==> flow/design.v <==
`timescale 1ns/10ps
module DW02_tree #(
    parameter num_inputs  = 8,
    parameter input_width = 8
) (
    input  wire [num_inputs*input_width-1:0] INPUT,
    output wire [input_width-1:0]            OUT0,
    output wire [input_width-1:0]            OUT1
);
integer i;
reg [input_width-1:0] sum;
always @(*) begin
    sum = {input_width{1'b0}};
    for (i = 0; i < num_inputs; i = i + 1)
        sum = sum + INPUT[i*input_width +: input_width];
end
assign OUT0 = sum;
assign OUT1 = {input_width{1'b0}};
endmodule
`timescale 1ns/10ps
module booth(
    input      [2:0] code,
    input      [8:0] src_data,
    output reg [9:0] out_data,  
    output reg       out_inv    
);
always @( * ) begin
    case( code )
        3'b000,
        3'b111:
        begin
            out_data = 10'h200;
            out_inv = 1'b0;
        end
        3'b001,
        3'b010:
        begin
            out_data = {~src_data[8], src_data};
            out_inv = 1'b0;
        end
        3'b101,
        3'b110:
        begin
            out_data = {src_data[8], ~src_data};
            out_inv = 1'b1;
        end
        3'b011:
        begin
            out_data = {~src_data[8], src_data[7:0], 1'b0};
            out_inv = 1'b0;
        end
        3'b100:
        begin
            out_data = {src_data[8], ~src_data[7:0], 1'b1};
            out_inv = 1'b1;
        end
        default:
        begin
            out_data = 10'h200;
            out_inv = 1'b0;
        end
    endcase
end
endmodule
`timescale 1ns/10ps
module mul_int8(
    input  wire [8:0]   rs1,
    input  wire [7:0]   rs2,
    output wire [16:0]  mul
);
wire [8:0] code;
wire [2:0] code_0;
wire [2:0] code_1;
wire [2:0] code_2;
wire [2:0] code_3;
wire [9:0] sel_data_0;
wire [9:0] sel_data_1;
wire [9:0] sel_data_2;
wire [9:0] sel_data_3;
wire sel_inv_0;
wire sel_inv_1;
wire sel_inv_2;
wire sel_inv_3;
assign code = {rs2[7:0], 1'b0};
assign code_0 = code[2:0];
assign code_1 = code[4:2];
assign code_2 = code[6:4];
assign code_3 = code[8:6];
booth u_booth_0 (
    .code      (code_0[2:0])
    ,.src_data (rs1[8:0])
    ,.out_data (sel_data_0)
    ,.out_inv  (sel_inv_0)
);
booth u_booth_1 (
    .code      (code_1[2:0])
    ,.src_data (rs1[8:0])
    ,.out_data (sel_data_1)
    ,.out_inv  (sel_inv_1)
);
booth u_booth_2 (
    .code      (code_2[2:0])
    ,.src_data (rs1[8:0])
    ,.out_data (sel_data_2)
    ,.out_inv  (sel_inv_2)
);
booth u_booth_3 (
    .code      (code_3[2:0])
    ,.src_data (rs1[8:0])
    ,.out_data (sel_data_3)
    ,.out_inv  (sel_inv_3)
);
reg     [16:0] ppre_0;
reg     [16:0] ppre_1;
reg     [16:0] ppre_2;
reg     [16:0] ppre_3;
reg     [16:0] ppre_4;
always @( * ) begin
    ppre_0 = {7'b0, sel_data_0};
    ppre_1 = {5'b0, sel_data_1, 1'b0, sel_inv_0};
    ppre_2 = {3'b0, sel_data_2, 1'b0, sel_inv_1, 2'b0};
    ppre_3 = {1'b0, sel_data_3, 1'b0, sel_inv_2, 4'b0};
    ppre_4 = {10'b0, sel_inv_3 , 6'b0 }; 
end
wire [84:0] pp_in;
assign pp_in = {ppre_4, ppre_3, ppre_2, ppre_1, ppre_0};
wire [16:0] pp_out_0;
wire [16:0] pp_out_1;
DW02_tree #(5, 17) u_tree_l0n0 (
   .INPUT    (pp_in[84:0])
  ,.OUT0     (pp_out_0[16:0])
  ,.OUT1     (pp_out_1[16:0])
);
assign mul = pp_out_0 + pp_out_1;
endmodule
`timescale 1ns/10ps
module mul(
    input  wire        clk,
    input  wire        rst,
    input  wire [63:0] lm,
    input  wire [63:0] rm,
    input  wire [1:0]  Data_type,
    output reg  [19:0] mul_out
);
wire is_8;
wire is_exp4;
wire is_ternary;
assign is_8 = Data_type==2'b11 || Data_type==2'b00; 
assign lm_is_int8 = Data_type==2'b11;
assign is_exp4 = Data_type==2'b10;
assign is_ternary = Data_type==2'b01;
wire [8:0] lms_0;
wire [8:0] lms_1;
wire [8:0] lms_2;
wire [8:0] lms_3;
wire [8:0] lms_4;
wire [8:0] lms_5;
wire [8:0] lms_6;
wire [8:0] lms_7;
wire [7:0] rm8_0;
wire [7:0] rm8_1;
wire [7:0] rm8_2;
wire [7:0] rm8_3;
wire [7:0] rm8_4;
wire [7:0] rm8_5;
wire [7:0] rm8_6;
wire [7:0] rm8_7;
wire [16:0] mul_int8_0;
wire [16:0] mul_int8_1;
wire [16:0] mul_int8_2;
wire [16:0] mul_int8_3;
wire [16:0] mul_int8_4;
wire [16:0] mul_int8_5;
wire [16:0] mul_int8_6;
wire [16:0] mul_int8_7;
assign lms_0 = !is_8 ? 9'd0 : lm_is_int8 ? {lm[7 ],lm[7 :0 ]} : {1'b0,lm[7 :0 ]};
assign lms_1 = !is_8 ? 9'd0 : lm_is_int8 ? {lm[15],lm[15:8 ]} : {1'b0,lm[15:8 ]};
assign lms_2 = !is_8 ? 9'd0 : lm_is_int8 ? {lm[23],lm[23:16]} : {1'b0,lm[23:16]};
assign lms_3 = !is_8 ? 9'd0 : lm_is_int8 ? {lm[31],lm[31:24]} : {1'b0,lm[31:24]};
assign lms_4 = !is_8 ? 9'd0 : lm_is_int8 ? {lm[39],lm[39:32]} : {1'b0,lm[39:32]};
assign lms_5 = !is_8 ? 9'd0 : lm_is_int8 ? {lm[47],lm[47:40]} : {1'b0,lm[47:40]};
assign lms_6 = !is_8 ? 9'd0 : lm_is_int8 ? {lm[55],lm[55:48]} : {1'b0,lm[55:48]};
assign lms_7 = !is_8 ? 9'd0 : lm_is_int8 ? {lm[63],lm[63:56]} : {1'b0,lm[63:56]};
assign {rm8_7,rm8_6,rm8_5,rm8_4,rm8_3,rm8_2,rm8_1,rm8_0} = rm;
mul_int8     u_mul_int8_0(
     .rs1   (lms_0     )
    ,.rs2   (rm8_0     )
    ,.mul   (mul_int8_0)
);
mul_int8     u_mul_int8_1(
     .rs1   (lms_1     )
    ,.rs2   (rm8_1     )
    ,.mul   (mul_int8_1)
);
mul_int8     u_mul_int8_2(
     .rs1   (lms_2     )
    ,.rs2   (rm8_2     )
    ,.mul   (mul_int8_2)
);
mul_int8     u_mul_int8_3(
     .rs1   (lms_3     )
    ,.rs2   (rm8_3     )
    ,.mul   (mul_int8_3)
);
mul_int8     u_mul_int8_4(
     .rs1   (lms_4     )
    ,.rs2   (rm8_4     )
    ,.mul   (mul_int8_4)
);
mul_int8     u_mul_int8_5(
     .rs1   (lms_5     )
    ,.rs2   (rm8_5     )
    ,.mul   (mul_int8_5)
);
mul_int8     u_mul_int8_6(
     .rs1   (lms_6     )
    ,.rs2   (rm8_6     )
    ,.mul   (mul_int8_6)
);
mul_int8     u_mul_int8_7(
     .rs1   (lms_7     )
    ,.rs2   (rm8_7     )
    ,.mul   (mul_int8_7)
);
function [13:0] exp4mul;
    input [3:0] a;
    input [3:0] b;
    reg [3:0] exp;
    reg zero_f;
    reg sign;
    reg [12:0] exp_decode;
    begin
        zero_f = (~|a[2:0]) | (~|b[2:0]);
        sign = a[3]^b[3];
        exp = zero_f ? 4'b0000 : a[2:0] + b[2:0] - 2'b10;
        exp_decode = 13'd1 << exp;
        exp4mul = zero_f ? 14'h2000 :
            sign ? {1'b0,~exp_decode+1'b1} :
            {1'b1, exp_decode};  
    end
endfunction
wire [13:0] mul_exp4_0;
wire [13:0] mul_exp4_1;
wire [13:0] mul_exp4_2;
wire [13:0] mul_exp4_3;
wire [13:0] mul_exp4_4;
wire [13:0] mul_exp4_5;
wire [13:0] mul_exp4_6;
wire [13:0] mul_exp4_7;
wire [13:0] mul_exp4_8;
wire [13:0] mul_exp4_9;
wire [13:0] mul_exp4_10;
wire [13:0] mul_exp4_11;
wire [13:0] mul_exp4_12;
wire [13:0] mul_exp4_13;
wire [13:0] mul_exp4_14;
wire [13:0] mul_exp4_15;
assign mul_exp4_0  = is_exp4 ? exp4mul(lm[ 3:0 ], rm[ 3:0 ]) : 14'd0;
assign mul_exp4_1  = is_exp4 ? exp4mul(lm[ 7:4 ], rm[ 7:4 ]) : 14'd0;
assign mul_exp4_2  = is_exp4 ? exp4mul(lm[11:8 ], rm[11:8 ]) : 14'd0;
assign mul_exp4_3  = is_exp4 ? exp4mul(lm[15:12], rm[15:12]) : 14'd0;
assign mul_exp4_4  = is_exp4 ? exp4mul(lm[19:16], rm[19:16]) : 14'd0;
assign mul_exp4_5  = is_exp4 ? exp4mul(lm[23:20], rm[23:20]) : 14'd0;
assign mul_exp4_6  = is_exp4 ? exp4mul(lm[27:24], rm[27:24]) : 14'd0;
assign mul_exp4_7  = is_exp4 ? exp4mul(lm[31:28], rm[31:28]) : 14'd0;
assign mul_exp4_8  = is_exp4 ? exp4mul(lm[35:32], rm[35:32]) : 14'd0;
assign mul_exp4_9  = is_exp4 ? exp4mul(lm[39:36], rm[39:36]) : 14'd0;
assign mul_exp4_10 = is_exp4 ? exp4mul(lm[43:40], rm[43:40]) : 14'd0;
assign mul_exp4_11 = is_exp4 ? exp4mul(lm[47:44], rm[47:44]) : 14'd0;
assign mul_exp4_12 = is_exp4 ? exp4mul(lm[51:48], rm[51:48]) : 14'd0;
assign mul_exp4_13 = is_exp4 ? exp4mul(lm[55:52], rm[55:52]) : 14'd0;
assign mul_exp4_14 = is_exp4 ? exp4mul(lm[59:56], rm[59:56]) : 14'd0;
assign mul_exp4_15 = is_exp4 ? exp4mul(lm[63:60], rm[63:60]) : 14'd0;
wire [14:0] mul_exp4_l0;
wire [14:0] mul_exp4_l1;
wire [14:0] mul_exp4_l2;
wire [14:0] mul_exp4_l3;
wire [14:0] mul_exp4_l4;
wire [14:0] mul_exp4_l5;
wire [14:0] mul_exp4_l6;
wire [14:0] mul_exp4_l7;
assign mul_exp4_l0 = mul_exp4_0 + mul_exp4_1;
assign mul_exp4_l1 = mul_exp4_2 + mul_exp4_3;
assign mul_exp4_l2 = mul_exp4_4 + mul_exp4_5;
assign mul_exp4_l3 = mul_exp4_6 + mul_exp4_7;
assign mul_exp4_l4 = mul_exp4_8 + mul_exp4_9;
assign mul_exp4_l5 = mul_exp4_10 + mul_exp4_11;
assign mul_exp4_l6 = mul_exp4_12 + mul_exp4_13;
assign mul_exp4_l7 = mul_exp4_14 + mul_exp4_15;
function [1:0] ternary2mul;
    input [1:0] a;
    input [1:0] b;
    begin
        ternary2mul = ((~|a) | (~|b)) ? 2'b10 : {a[1]~^b[1],1'b1}; 
    end
endfunction
wire [1:0] mul_ter2_0;
wire [1:0] mul_ter2_1;
wire [1:0] mul_ter2_2;
wire [1:0] mul_ter2_3;
wire [1:0] mul_ter2_4;
wire [1:0] mul_ter2_5;
wire [1:0] mul_ter2_6;
wire [1:0] mul_ter2_7;
wire [1:0] mul_ter2_8;
wire [1:0] mul_ter2_9;
wire [1:0] mul_ter2_10;
wire [1:0] mul_ter2_11;
wire [1:0] mul_ter2_12;
wire [1:0] mul_ter2_13;
wire [1:0] mul_ter2_14;
wire [1:0] mul_ter2_15;
wire [1:0] mul_ter2_16;
wire [1:0] mul_ter2_17;
wire [1:0] mul_ter2_18;
wire [1:0] mul_ter2_19;
wire [1:0] mul_ter2_20;
wire [1:0] mul_ter2_21;
wire [1:0] mul_ter2_22;
wire [1:0] mul_ter2_23;
wire [1:0] mul_ter2_24;
wire [1:0] mul_ter2_25;
wire [1:0] mul_ter2_26;
wire [1:0] mul_ter2_27;
wire [1:0] mul_ter2_28;
wire [1:0] mul_ter2_29;
wire [1:0] mul_ter2_30;
wire [1:0] mul_ter2_31;
assign mul_ter2_0  = is_ternary ? ternary2mul(lm[ 1:0 ],rm[ 1:0 ]) : 2'b00;
assign mul_ter2_1  = is_ternary ? ternary2mul(lm[ 3:2 ],rm[ 3:2 ]) : 2'b00;
assign mul_ter2_2  = is_ternary ? ternary2mul(lm[ 5:4 ],rm[ 5:4 ]) : 2'b00;
assign mul_ter2_3  = is_ternary ? ternary2mul(lm[ 7:6 ],rm[ 7:6 ]) : 2'b00;
assign mul_ter2_4  = is_ternary ? ternary2mul(lm[ 9:8 ],rm[ 9:8 ]) : 2'b00;
assign mul_ter2_5  = is_ternary ? ternary2mul(lm[11:10],rm[11:10]) : 2'b00;
assign mul_ter2_6  = is_ternary ? ternary2mul(lm[13:12],rm[13:12]) : 2'b00;
assign mul_ter2_7  = is_ternary ? ternary2mul(lm[15:14],rm[15:14]) : 2'b00;
assign mul_ter2_8  = is_ternary ? ternary2mul(lm[17:16],rm[17:16]) : 2'b00;
assign mul_ter2_9  = is_ternary ? ternary2mul(lm[19:18],rm[19:18]) : 2'b00;
assign mul_ter2_10 = is_ternary ? ternary2mul(lm[21:20],rm[21:20]) : 2'b00;
assign mul_ter2_11 = is_ternary ? ternary2mul(lm[23:22],rm[23:22]) : 2'b00;
assign mul_ter2_12 = is_ternary ? ternary2mul(lm[25:24],rm[25:24]) : 2'b00;
assign mul_ter2_13 = is_ternary ? ternary2mul(lm[27:26],rm[27:26]) : 2'b00;
assign mul_ter2_14 = is_ternary ? ternary2mul(lm[29:28],rm[29:28]) : 2'b00;
assign mul_ter2_15 = is_ternary ? ternary2mul(lm[31:30],rm[31:30]) : 2'b00;
assign mul_ter2_16 = is_ternary ? ternary2mul(lm[33:32],rm[33:32]) : 2'b00;
assign mul_ter2_17 = is_ternary ? ternary2mul(lm[35:34],rm[35:34]) : 2'b00;
assign mul_ter2_18 = is_ternary ? ternary2mul(lm[37:36],rm[37:36]) : 2'b00;
assign mul_ter2_19 = is_ternary ? ternary2mul(lm[39:38],rm[39:38]) : 2'b00;
assign mul_ter2_20 = is_ternary ? ternary2mul(lm[41:40],rm[41:40]) : 2'b00;
assign mul_ter2_21 = is_ternary ? ternary2mul(lm[43:42],rm[43:42]) : 2'b00;
assign mul_ter2_22 = is_ternary ? ternary2mul(lm[45:44],rm[45:44]) : 2'b00;
assign mul_ter2_23 = is_ternary ? ternary2mul(lm[47:46],rm[47:46]) : 2'b00;
assign mul_ter2_24 = is_ternary ? ternary2mul(lm[49:48],rm[49:48]) : 2'b00;
assign mul_ter2_25 = is_ternary ? ternary2mul(lm[51:50],rm[51:50]) : 2'b00;
assign mul_ter2_26 = is_ternary ? ternary2mul(lm[53:52],rm[53:52]) : 2'b00;
assign mul_ter2_27 = is_ternary ? ternary2mul(lm[55:54],rm[55:54]) : 2'b00;
assign mul_ter2_28 = is_ternary ? ternary2mul(lm[57:56],rm[57:56]) : 2'b00;
assign mul_ter2_29 = is_ternary ? ternary2mul(lm[59:58],rm[59:58]) : 2'b00;
assign mul_ter2_30 = is_ternary ? ternary2mul(lm[61:60],rm[61:60]) : 2'b00;
assign mul_ter2_31 = is_ternary ? ternary2mul(lm[63:62],rm[63:62]) : 2'b00;
wire [39:0] pp_ter2_in_3;
wire [39:0] pp_ter2_in_2;
wire [39:0] pp_ter2_in_1;
wire [39:0] pp_ter2_in_0;
wire [4:0] pp_ter2_out_0;
wire [4:0] pp_ter2_out_1;
wire [4:0] pp_ter2_out_2;
wire [4:0] pp_ter2_out_3;
wire [4:0] pp_ter2_out_4;
wire [4:0] pp_ter2_out_5;
wire [4:0] pp_ter2_out_6;
wire [4:0] pp_ter2_out_7;
assign pp_ter2_in_3 = {3'b000,mul_ter2_31, 3'b000,mul_ter2_30, 3'b000,mul_ter2_29, 3'b000,mul_ter2_28,
                       3'b000,mul_ter2_27, 3'b000,mul_ter2_26, 3'b000,mul_ter2_25, 3'b000,mul_ter2_24};
assign pp_ter2_in_2 = {3'b000,mul_ter2_23, 3'b000,mul_ter2_22, 3'b000,mul_ter2_21, 3'b000,mul_ter2_20,
                       3'b000,mul_ter2_19, 3'b000,mul_ter2_18, 3'b000,mul_ter2_17, 3'b000,mul_ter2_16};
assign pp_ter2_in_1 = {3'b000,mul_ter2_15, 3'b000,mul_ter2_14, 3'b000,mul_ter2_13, 3'b000,mul_ter2_12,
                       3'b000,mul_ter2_11, 3'b000,mul_ter2_10, 3'b000,mul_ter2_9,  3'b000,mul_ter2_8};
assign pp_ter2_in_0 = {3'b000,mul_ter2_7,  3'b000,mul_ter2_6,  3'b000,mul_ter2_5,  3'b000,mul_ter2_4,
                       3'b000,mul_ter2_3,  3'b000,mul_ter2_2,  3'b000,mul_ter2_1,  3'b000,mul_ter2_0};
DW02_tree #(8, 5) u_tree_ter0 (
   .INPUT    (pp_ter2_in_0[39:0])
  ,.OUT0     (pp_ter2_out_0[4:0])
  ,.OUT1     (pp_ter2_out_1[4:0])
);
DW02_tree #(8, 5) u_tree_ter1 (
   .INPUT    (pp_ter2_in_1[39:0])
  ,.OUT0     (pp_ter2_out_2[4:0])
  ,.OUT1     (pp_ter2_out_3[4:0])
);
DW02_tree #(8, 5) u_tree_ter2 (
   .INPUT    (pp_ter2_in_2[39:0])
  ,.OUT0     (pp_ter2_out_4[4:0])
  ,.OUT1     (pp_ter2_out_5[4:0])
);
DW02_tree #(8, 5) u_tree_ter3 (
   .INPUT    (pp_ter2_in_3[39:0])
  ,.OUT0     (pp_ter2_out_6[4:0])
  ,.OUT1     (pp_ter2_out_7[4:0])
);
reg [16:0] pp_reg[0:7];
wire [16:0] pp_reg_w[0:7];
assign pp_reg_w[0] = is_8 ? mul_int8_0[16:0] : is_exp4 ? {2'b00, mul_exp4_l0} : {{12{1'b0}}, pp_ter2_out_0};
assign pp_reg_w[1] = is_8 ? mul_int8_1[16:0] : is_exp4 ? {2'b00, mul_exp4_l1} : {{12{1'b0}}, pp_ter2_out_1};
assign pp_reg_w[2] = is_8 ? mul_int8_2[16:0] : is_exp4 ? {2'b00, mul_exp4_l2} : {{12{1'b0}}, pp_ter2_out_2};
assign pp_reg_w[3] = is_8 ? mul_int8_3[16:0] : is_exp4 ? {2'b00, mul_exp4_l3} : {{12{1'b0}}, pp_ter2_out_3};
assign pp_reg_w[4] = is_8 ? mul_int8_4[16:0] : is_exp4 ? {2'b00, mul_exp4_l4} : {{12{1'b0}}, pp_ter2_out_4};
assign pp_reg_w[5] = is_8 ? mul_int8_5[16:0] : is_exp4 ? {2'b00, mul_exp4_l5} : {{12{1'b0}}, pp_ter2_out_5};
assign pp_reg_w[6] = is_8 ? mul_int8_6[16:0] : is_exp4 ? {2'b00, mul_exp4_l6} : {{12{1'b0}}, pp_ter2_out_6};
assign pp_reg_w[7] = is_8 ? mul_int8_7[16:0] : is_exp4 ? {2'b00, mul_exp4_l7} : {{12{1'b0}}, pp_ter2_out_7};
always @(posedge clk) begin
    if(rst) begin
        pp_reg[0] <= #1 {17{1'b0}};
        pp_reg[1] <= #1 {17{1'b0}};
        pp_reg[2] <= #1 {17{1'b0}};
        pp_reg[3] <= #1 {17{1'b0}};
        pp_reg[4] <= #1 {17{1'b0}};
        pp_reg[5] <= #1 {17{1'b0}};
        pp_reg[6] <= #1 {17{1'b0}};
        pp_reg[7] <= #1 {17{1'b0}};
    end else begin
        pp_reg[0] <= #1 pp_reg_w[0];
        pp_reg[1] <= #1 pp_reg_w[1];
        pp_reg[2] <= #1 pp_reg_w[2];
        pp_reg[3] <= #1 pp_reg_w[3];
        pp_reg[4] <= #1 pp_reg_w[4];
        pp_reg[5] <= #1 pp_reg_w[5];
        pp_reg[6] <= #1 pp_reg_w[6];
        pp_reg[7] <= #1 pp_reg_w[7];
    end
end
wire [19:0] res_sub;
assign res_sub = is_8 ? 20'hAB000 :   
                 is_exp4 ? 20'hE0000 :   
                 20'hFFFC0;              
wire [179:0] mul_src;
assign mul_src = {3'b000,pp_reg[7], 3'b000,pp_reg[6], 3'b000,pp_reg[5], 3'b000,pp_reg[4],
                  3'b000,pp_reg[3], 3'b000,pp_reg[2], 3'b000,pp_reg[1], 3'b000,pp_reg[0],
                  res_sub[19:0] };
wire [19:0] mul_out0,mul_out1;
DW02_tree #(9, 20) u_tree_mul (
   .INPUT    (mul_src[179:0])
  ,.OUT0     (mul_out0[19:0])
  ,.OUT1     (mul_out1[19:0])
);
wire [19:0] mul_out_w;
assign mul_out_w = mul_out0 + mul_out1;
always @(posedge clk) begin
    if(rst)
        mul_out <= #1 {20{1'b0}};
    else
        mul_out <= #1 mul_out_w;
end
endmodule
### From RTL to reports: mul

Tool output for the design above, in the order of the flow.
Lines are those of the file above, counted from 1.
Operators: Yosys type, input widths -> output width; for muxes data width and select width s.
Cell names lack the library's common part.
The mark - stands for no value.

| design | value |
|---|---|
| design top | mul |
| clock port | clk |
| standard-cell library | sky130hd |
| library corner | tt_025C_1v80 |

### Word level

Counts by Yosys on the flattened word-level netlist (proc, flatten, opt, wreduce). Print and check cells are left out. Cells with the same type and inputs are merged into one.

| word-level totals | value |
|---|---|
| flip-flop bits (word level) | 156 |
| input port bits | 132 |
| output and inout port bits | 20 |
| cells after elaboration | 1,068 |

| cells by class | value |
|---|---|
| $add $sub $neg | 124 |
| eq/ne operators | 195 |
| shifts and indexed selects | 16 |
| mux-type cells | 226 |
| bitwise logic cells | 136 |
| reduce/logical cells | 362 |

Operators with widths:

| cell | number |
|---|---|
| $pmux 10 s5 | 24 |
| $mux 14 | 48 |
| $pmux 10 s4 | 8 |
| $reduce_or 2->1 | 152 |
| $eq 3x3->1 const B | 96 |
| $shl 1x4->13 const A | 16 |
| $add 13x1->13 const B | 16 |
| $not 13->13 | 16 |
| $reduce_or 3->1 | 56 |
| $add 20x17->20 | 8 |
| $mux 17 | 9 |
| $eq 3x2->1 const B | 48 |
| $mux 9 | 16 |
| $add 15x16->17 | 8 |
| $add 17x7->17 | 8 |
| $mux 2 | 64 |
| $add 13x14->15 | 8 |
| $add 14x14->15 | 8 |
| $add 5x2->5 | 24 |
| $reduce_or 5->1 | 24 |
| $mux 15 | 8 |
| $add 10x12->13 | 8 |
| $logic_not 1->1 | 96 |
| $logic_not 3->1 | 32 |
| $eq 3x1->1 const B | 24 |
| $not 9->9 | 8 |
| $add 3x3->4 | 16 |
| $sub 4x2->4 const B | 16 |

Not listed: further kinds 13, cells in them 194.

### Longest topological paths

Longest topological path by Yosys (ltp), each cell counted once; first at word level (registers and memories cut), then after technology mapping (sequential cells cut; the memories' decode and read muxes count).

| depth | value |
|---|---|
| word-level depth | 14 |
| ABC_AREA | 0 |
| mapped depth | 27 |
| gate-level depth less buffers | 24 |

### Netlist

Source: synth_stat.txt of the flow (Yosys; design flattened, memories mapped). It holds for the ABC_AREA given above (unset counts as 0); a run with the other value may have another netlist.
The area totals of this step are shown rounded.

Cell types:

| cell type | number |
|---|---|
| ha_1 | 540 |
| fa_1 | 300 |
| dfxtp_1 | 156 |
| a21oi_1 | 601 |
| o21ai_0 | 538 |
| mux2i_1 | 268 |
| nor2_1 | 584 |
| nand2_1 | 489 |
| inv_1 | 466 |
| xnor2_1 | 179 |
| clkbuf_1 | 403 |
| xor2_1 | 154 |
| a21o_1 | 130 |
| nand3_1 | 145 |
| o22ai_1 | 112 |
| nor3_1 | 133 |
| a22o_1 | 68 |
| o221ai_1 | 55 |

Not listed: further types 61, cells in them 989.

| mapped netlist | value |
|---|---|
| mapped cells | 6,310 |
| chip area (Yosys) | 45,600 µm² |
| area of sequential cells | 3,120 µm² |
| mapped flip-flops | 156 |
| buffers | 496 |

The figures by module come from a second, unflattened synthesis with its own total; it is not the netlist above.

| second synthesis, totals | value |
|---|---|
| cell total of the unflattened synthesis | 8,034 |
| area total of the unflattened synthesis | 63,000 µm² |

Rows give one instance, submodules left out.

By module:

| module | times used | cells | area (µm²) | sequential area (µm²) |
|---|---|---|---|---|
| mul | 1 | 2,814 | 19,800 | 3,120 |
| DW02_tree | 8 | 299 | 2,360 | 0.0 |
| booth | 32 | 38 | 318 | 0.0 |
| mul_int8 | 8 | 107 | 831 | 0.0 |
| DW02_tree | 1 | 440 | 4,300 | 0.0 |
| DW02_tree | 4 | 79 | 788 | 0.0 |

### Path before layout

OpenSTA on the mapped netlist: ideal clock, no wires. The path of least setup slack (recovery checks aside). Input and output delay are each 20% of the period. Register names are those of the netlist, which keeps one name where synthesis merged equal registers.

| path after synthesis | value |
|---|---|
| kind | input to register |
| start | input Data_type[1] |
| end | register mul_out[19] |
| clock period | 6.5 ns |
| external input delay | 1.300 ns |
| library setup time | 0.121 ns |
| time at the first pin | 1.300 ns |
| data arrival time | 6.212 ns |
| data required time | 6.379 ns |
| setup slack | 0.167 ns |
| path delay | 5.033 ns |
| stages | 17 |
| synthesis period reached | 6.333 ns |

"path delay" = arrival - input delay + setup time.
"stages": output pins that drive a net of the path, with the launching flip-flop's if there is one; two outputs of one cell count as two.
"synthesis period reached" = period - worst setup slack (recovery checks aside). The figure is calculated, with input and output delays left at 20% of the set period.
The rows between start and end are the longest chain of elaborated cells between them; the timing report does not say that the signal goes this way. Where chains are equally long, one stands for them.
A line is the first line of the expression or statement that the cell stems from. Yosys adds cells for indexed reads and writes and turns some case tables into memories.

| on the way, after synthesis | value |
|---|---|
| path through | inv_1 -> ha_1 -> clkbuf_1 -> clkinv_1 -> clkbuf_1 -> fa_1 -> fa_1 -> fa_1 -> fa_1 -> inv_1 -> ha_1 -> or4_4 -> o2111a_1 -> a311o_1 -> o22ai_2 -> o21ai_2 -> mux2_4 |
| cells in the longest elaborated chain | 11 |

RTL lines, path after synthesis:

| item | RTL line | RTL |
|---|---|---|
| start: declaration | 142 | `input  wire [1:0]  Data_type,` |
| $eq 2x2->1 | 150 | `assign is_exp4 = Data_type==2'b10;` |
| $mux 17 | 434 | `is_exp4 ? 20'hE0000 :` |
| $mux 19 | 433 | `assign res_sub = is_8 ? 20'hAB000 :` |
| $add 20x17->20 x8 | 15 | `sum = sum + INPUT[i*input_width +: input_width];` |
| end: assignment | 450 | `mul_out <= #1 {20{1'b0}};` |
| end: assignment | 452 | `mul_out <= #1 mul_out_w;` |
| end: declaration | 143 | `output reg  [19:0] mul_out` |

### Worst path after layout

Path of least setup slack in the final report of run 2 (OpenROAD, finished layout, wires in). Where an end is a register, its clock arrival counts in the times.

| path post-layout | value |
|---|---|
| kind | input to register |
| start | input Data_type[0] |
| end | register pp_reg[0][13] |
| clock period | 6.26 ns |
| external input delay | 1.25 ns |
| library setup time | 0.21 ns |
| time at the first pin | 1.25 ns |
| data arrival time | 6.28 ns |
| data required time | 6.49 ns |
| setup slack | 0.22 ns |
| stages | 21 |

The rows between start and end are the longest chain of elaborated cells between them; the timing report does not say that the signal goes this way. Where chains are equally long, one stands for them.

| on the way, post-layout | value |
|---|---|
| path through | clkdlybuf4s50_1 -> inv_1 -> ha_4 -> buf_4 -> buf_4 -> buf_4 -> nor2_1 -> a22oi_1 -> fa_1 -> fa_1 -> inv_1 -> ha_1 -> ha_1 -> buf_4 -> a21o_1 -> a21o_1 -> a21oi_1 -> o21ai_0 -> o311ai_0 -> xor2_1 -> o22ai_1 |
| cells in the longest elaborated chain | 10 |

RTL lines, path post-layout:

| item | RTL line | RTL |
|---|---|---|
| start: declaration | 142 | `input  wire [1:0]  Data_type,` |
| $eq 2x2->1 | 149 | `assign lm_is_int8 = Data_type==2'b11;` |
| $mux 9 x2 | 176 | `assign lms_0 = !is_8 ? 9'd0 : lm_is_int8 ? {lm[7 ],lm[7 :0 ]} : {1'b0,lm[7 :0 ]};` |
| $not 9->9 | 44 | `out_data = {src_data[8], ~src_data};` |
| $pmux 10 s4 | 28 | `case( code )` |
| $add 10x12->13 | 15 | `sum = sum + INPUT[i*input_width +: input_width];` |
| $add 13x14->15 | 15 |  |
| $add 15x16->17 | 15 |  |
| $add 17x7->17 | 15 |  |
| $mux 17 | 403 | `assign pp_reg_w[0] = is_8 ? mul_int8_0[16:0] : is_exp4 ? {2'b00, mul_exp4_l0} : {{12{1'b0}}, pp_ter2_out_0};` |
| end: assignment | 413 | `pp_reg[0] <= #1 {17{1'b0}};` |
| end: assignment | 422 | `pp_reg[0] <= #1 pp_reg_w[0];` |
| end: declaration | 401 | `reg [16:0] pp_reg[0:7];` |

Memo
Re: implementation data of mul

Top module mul; platform sky130hd; tools Yosys and OpenROAD; 3 stored runs in no particular order. Input and output delays are each 20% of the period that was set; the output load is 0.01 pF.
By "overall power" is meant OpenSTA's value without simulated activity: inputs other than the clock are taken to toggle once in ten clock periods, and the tool carries that through the logic.
The measured numbers are rounded.
Settings: . = not set for that run.
Among the results, . means that no value is shown for the run.

| stored run | ABC_AREA | CAP_MARGIN | CELL_PAD_IN_SITES_DETAIL_PLACEMENT | CORE_ASPECT_RATIO | CORE_UTILIZATION | CTS_CLUSTER_SIZE | GPL_ROUTABILITY_DRIVEN | GPL_TIMING_DRIVEN | MAX_ROUTING_LAYER | MIN_ROUTING_LAYER | SLEW_MARGIN | TNS_END_PERCENT | period_ns | CORE_MARGIN | CELL_PAD_IN_SITES_GLOBAL_PLACEMENT | CTS_CLUSTER_DIAMETER | setup slack of the worst path (ns) | std-cell area (final layout) (µm²) | chip area after synthesis (Yosys) (µm²) | utilization in the final report | total negative setup slack (ns) | overall die area (µm²) | lowest hold slack (ns) | overall power (mW) |
|---|---|---|---|---|---|---|---|---|---|---|---|---|---|---|---|---|---|---|---|---|---|---|---|---|
| run 1 | 1 | 35 | 1 | 0.77 | 40 | 20 | 0 | 0 | met4 | met2 | 5 | 35 | 11.0 | 2 | . | . | . | . | . | . | . | . | . | . |
| run 2 | . | 20 | . | . | 69 | . | . | . | . | . | 20 | . | 6.26 | 2 | . | . | 0.217 | 51,600 | 45,600 | 0.786 | 0.000 | 68,200 | 0.725 | 18.1 |
| run 3 | 1 | 5 | 1 | . | 41 | 18 | . | . | . | . | 20 | . | 3.47 | 9 | 0 | 75 | . | . | . | . | . | . | . | . |

Run 1: did not finish, routing stopped with GRT-0116
Run 3: did not finish, clock tree synthesis stopped with DPL-0033
